==> flow/design.v <==
module rgst #(
    parameter w=8
)(
    input clk, rst_b, ld, clr, input [w-1:0] d, output reg [w-1:0] q
);
    always @ (posedge clk, negedge rst_b)
        if (!rst_b)                 q <= 0;
        else if (clr)               q <= 0;
        else if (ld)                q <= d;
endmodule
module mschdpath (
    input clk, rst_b,ld_merg,upd_mreg, input [511:0] blk, output [31:0] m0
);
    function [31:0] RtRot(input [31:0] x, input [4:0] p);
        reg [63:0] tmp; begin
        tmp = {x, x} >> p; RtRot = tmp[31:0];end
    endfunction
    function [31:0] Sgm0(input [31:0]x); begin
        Sgm0=RtRot(x,7)^RtRot(x,18)^(x>>3);end
    endfunction
    function [31:0] Sgm1(input [31:0]x); begin
        Sgm1=RtRot(x,17)^RtRot(x,19)^(x>>10);end
    endfunction
    function [31:0] Mux(input sel,input [31:0]d1,d0); begin
        Mux = (sel) ?  d1 : d0 ;end
    endfunction
    function [31:0] Word32(input [511:0]blk, input [3:0]idx); begin
        Word32 = blk[511-32*idx -:32];end
    endfunction
    wire [31:0] m[0:15];
    generate
        genvar k;
        for( k = 0; k < 16; k = k +1) begin:some_name
            if(k < 15)
                rgst #(.w(32)) i0(.clk(clk),.rst_b(rst_b),.clr(1'd0),.ld(upd_mreg),.d(Mux(ld_merg,Word32(blk,k),m[k+1])),.q(m[k]));
            else
                rgst #(.w(32)) i0(.clk(clk),.rst_b(rst_b),.clr(1'd0),.ld(upd_mreg),.d(Mux(ld_merg,Word32(blk,k),m[0] + Sgm0(m[1]) + m[9] + Sgm1(m[14]))),.q(m[k]));
        end
    endgenerate
    assign m0 = m[0];
endmodule
* Step by step through the tools: mschdpath
The steps from the RTL of mschdpath to its reports follow in flow order. Lines are those of the file above, counted from 1. Operators: Yosys type, input widths -> output width; for muxes data width and select width s. Cell names lack the library's common part. A cell with n/a has no value.
Design: design top mschdpath, clock input clk, library sky130hd, corner tt_025C_1v80

* Word level
Yosys after proc, flatten, opt, wreduce and memory -nomap, before mapping. Enables and synchronous resets that opt folds into registers are not counted as muxes. Print and check cells are not counted. Equal cells are merged and count once.
Storage and ports: bits of input ports 516, output and inout port bits 32, cells after elaboration 39, flip-flop bits (word level) 512
Cells by class: add/sub/neg operators 3, bitwise logic cells 4, multiplexer cells 16
Operator list (number):
- $mux 32 | 16
- $add 32x32->32 | 3
- $xor 32x32->32 | 2
- $xor 32x22->32 | 1
- $xor 32x29->32 | 1

* Longest topological paths
Depth = most cells in a row (Yosys ltp): at word level without a register or memory, in the mapped netlist without a sequential cell, where the memories' decode and read muxes count.
Logic depth: word-level depth 6, ABC_AREA 1, mapped depth 21, depth with buffers taken out 21

* Mapped cells and area
The flow's flattened synthesis, as Yosys stat reports it; memories are mapped. The netlist is that of the ABC_AREA named above (0 if unset); the other value can give another one.
Cell types:
- dfrtp_1 | number 512, total area 1.28E+04 um^2
- o21ai_0 | number 599, total area 3E+03 um^2
- inv_1 | number 684, total area 2.57E+03 um^2
- a21oi_1 | number 427, total area 2137.05 um^2
- o21ai_1 | number 368, total area 1.84E+03 um^2
- nand2_1 | number 332, total area 1.25E+03 um^2
- fa_1 | number 62, total area 1241.19 um^2
- xor2_1 | number 72, total area 630.605 um^2
- nor2_1 | number 157, total area 589.315 um^2
- xnor2_1 | number 55, total area 481.712 um^2
- clkbuf_1 | number 118, total area 442.925 um^2
- ha_1 | number 31, total area 387.872 um^2
- buf_2 | number 76, total area 380.365 um^2
- nand3_1 | number 43, total area 215.206 um^2
- o22ai_1 | number 26, total area 162.656 um^2
- buf_1 | number 26, total area 97.594 um^2
- buf_6 | number 6, total area 67.565 um^2
- o211ai_1 | number 5, total area 37.536 um^2
Other cell types: 8; their cells: 19.
Synthesis totals: buffer cells 226, flip-flop cells 512, cell area after synthesis 28456.0 um^2, sequential part of the area 12812.3 um^2, mapped cells 3618

* Worst setup path after synthesis
Source: OpenSTA report_checks on the synthesized netlist (no wires, ideal clock, input and output delay 20% of the period each), path of least setup slack; recovery checks are left aside. Register names are those of the netlist, which keeps one name where synthesis merged equal registers.
Timing after synthesis: kind flip-flop to flip-flop, start point register some_name[14].genblk1.i0.q[20], end point register some_name[15].genblk1.i0.q[21], delay of the path 3387 ps, path buffers 0, path slack 1113 ps, launch time at the first pin 0 ps, clock period 4500 ps, data required time 4370 ps, data arrival time 3257 ps, library setup time 130 ps, stages 21, synthesis period reached 3387 ps
"delay of the path" = arrival - input delay + setup time. "stages": output pins that drive a net of the path, with the launching flip-flop's if there is one; two outputs of one cell count as two. "synthesis period reached" = period - worst setup slack (recovery checks aside). The figure is calculated, with input and output delays left at 20% of the set period. Between the ends stands the longest chain of elaborated cells between them, by number of cells; it is not shown to be the way that was timed. Of several equally long chains one is given. A line is the first line of the expression or statement that the cell stems from. Yosys adds cells for indexed reads and writes and turns some case tables into memories. At most two assigning lines are given for a register; there are more.
Between the ends, after synthesis: path through dfrtp_1 > xnor2_1 > xor2_1 > inv_1 > fa_1 > inv_1 > fa_1 > inv_1 > ha_1 > inv_1 > fa_1 > inv_1 > nand3_1 > nand3_1 > nand2_1 > nand3_1 > nand2_1 > nand3_1 > nand3_1 > nand2_1 > o21ai_0, length of the longest elaborated chain 4, elaborated cells between the ends (all ways) 4, RTL lines with such cells 3, those cells by class 1 x add/sub; 1 x mux; 2 x logic
RTL lines, path after synthesis:
- from (decl) | line 4 | input clk, rst_b, ld, clr, input [w-1:0] d, output reg [w-1:0] q
- from (assign) | line 7 | if (!rst_b)                 q <= 0;
- from (assign) | line 9 | else if (ld)                q <= d;
- $xor 32x32->32 | line 22 | Sgm1=RtRot(x,17)^RtRot(x,19)^(x>>10);end
- $xor 32x22->32 | line 22
- $add 32x32->32 | line 37 | rgst #(.w(32)) i0(.clk(clk),.rst_b(rst_b),.clr(1'd0),.ld(upd_mreg),.d(Mux(ld_merg,Word32(blk,k),m[0] + Sgm0(m[ ...
- $mux 32 | line 25 | Mux = (sel) ?  d1 : d0 ;end
- to (assign) | line 8 | else if (clr)               q <= 0;
- to (assign) | line 9
- to (decl) | line 4

* Path in the finished layout
Path of least setup slack in the final report of job 1 (OpenROAD, finished layout, wires in). Where an end is a register, its clock arrival counts in the times. The report prints the path's times to 10 ps; the period is as set.
Timing after layout: kind flip-flop to flip-flop, start point register some_name[1].genblk1.i0.q[13], end point register some_name[15].genblk1.i0.q[28], launch time at the first pin 670 ps, stages 19, path buffers 2, path slack -660 ps, library setup time 110 ps, data arrival time 4080 ps, data required time 3430 ps, clock period 2870 ps
Between the ends stands the longest chain of elaborated cells between them, by number of cells; it is not shown to be the way that was timed. Of several equally long chains one is given. At most two assigning lines are given for a register; there are more.
Between the ends, after layout: path through dfrtp_1 > buf_4 > buf_4 > xnor2_1 > xor2_1 > fa_1 > inv_1 > fa_1 > inv_1 > ha_4 > nand2_1 > nor2_1 > nand2_1 > nor2_2 > nand2_2 > nand3_1 > nand3_1 > nand2_1 > nand2_1, length of the longest elaborated chain 6, elaborated cells between the ends (all ways) 6, RTL lines with such cells 3, those cells by class 3 x add/sub; 1 x mux; 2 x logic
RTL lines, path after layout:
- from (decl) | line 4 | input clk, rst_b, ld, clr, input [w-1:0] d, output reg [w-1:0] q
- from (assign) | line 7 | if (!rst_b)                 q <= 0;
- from (assign) | line 9 | else if (ld)                q <= d;
- $xor 32x32->32 | line 19 | Sgm0=RtRot(x,7)^RtRot(x,18)^(x>>3);end
- $xor 32x29->32 | line 19
- $add 32x32->32 x3 | line 37 | rgst #(.w(32)) i0(.clk(clk),.rst_b(rst_b),.clr(1'd0),.ld(upd_mreg),.d(Mux(ld_merg,Word32(blk,k),m[0] + Sgm0(m[ ...
- $mux 32 | line 25 | Mux = (sel) ?  d1 : d0 ;end
- to (assign) | line 8 | else if (clr)               q <= 0;
- to (assign) | line 9
- to (decl) | line 4

Flow measurements of mschdpath on sky130hd: 3 stored runs with different settings, listed in no order. Input and output delays are each 20% of the period that was set; the output load is 0.01 pF.
"period reached" = clock period - worst setup slack. The figure is calculated, with input and output delays left at 20% of the set period.
By "time used up by the worst setup path" is meant the share of the clock period that the worst setup path is allowed (20% is reserved at inputs, 20% at outputs), minus its slack. Clock arrival times at its registers enter into it.
"total power of the final layout" is the tool's figure for a default switching activity; nothing was simulated.
"time used up by the worst setup path" is known to 10 ps.

* Job 1 | settings: ABC_AREA 1; CELL_PAD_IN_SITES_DETAIL_PLACEMENT 1; CORE_UTILIZATION 31; CTS_CLUSTER_DIAMETER 208; GPL_ROUTABILITY_DRIVEN 1; HOLD_SLACK_MARGIN 0.15; MAX_ROUTING_LAYER met5; MIN_ROUTING_LAYER met1; PLACE_DENSITY 0.59; SLEW_MARGIN 30; TNS_END_PERCENT 65; period_ns 2.87; CAP_MARGIN 20; CORE_MARGIN 2 | results: Yosys chip area after synthesis 28456.0 um^2; area inside the die boundary 94233.7 um^2; standard-cell area of the final layout 40533.9 um^2; post-route utilization 44.4%; setup slack of the worst path -658 ps; setup TNS -16523 ps; worst-case hold slack 298 ps; total power of the final layout 0.048062 W; period reached 3528 ps; time used up by the worst setup path 3530 ps; worst setup path type flip-flop to flip-flop
* Job 2 | settings: ABC_AREA 1; CELL_PAD_IN_SITES_DETAIL_PLACEMENT 1; CORE_UTILIZATION 58; CTS_CLUSTER_DIAMETER 364; GPL_ROUTABILITY_DRIVEN 1; HOLD_SLACK_MARGIN 0.15; MAX_ROUTING_LAYER met4; MIN_ROUTING_LAYER met2; SLEW_MARGIN 30; TNS_END_PERCENT 65; period_ns 4.5; CAP_MARGIN 20; CORE_MARGIN 2 | did not finish, placement stopped with DPL-0033
* Job 3 | settings: CORE_ASPECT_RATIO 0.86; CORE_MARGIN 5; CORE_UTILIZATION 28; CTS_CLUSTER_SIZE 79; GPL_ROUTABILITY_DRIVEN 0; MAX_ROUTING_LAYER met5; SETUP_SLACK_MARGIN 0.38; period_ns 5.91; CAP_MARGIN 20; SLEW_MARGIN 20 | results: Yosys chip area after synthesis 27780.4 um^2; area inside the die boundary 105633.0 um^2; standard-cell area of the final layout 36467.5 um^2; post-route utilization 36.9%; setup slack of the worst path 1554 ps; setup TNS 0 ps; worst-case hold slack 492 ps; total power of the final layout 0.018643 W; period reached 4356 ps; time used up by the worst setup path 4360 ps; worst setup path type flip-flop to flip-flop
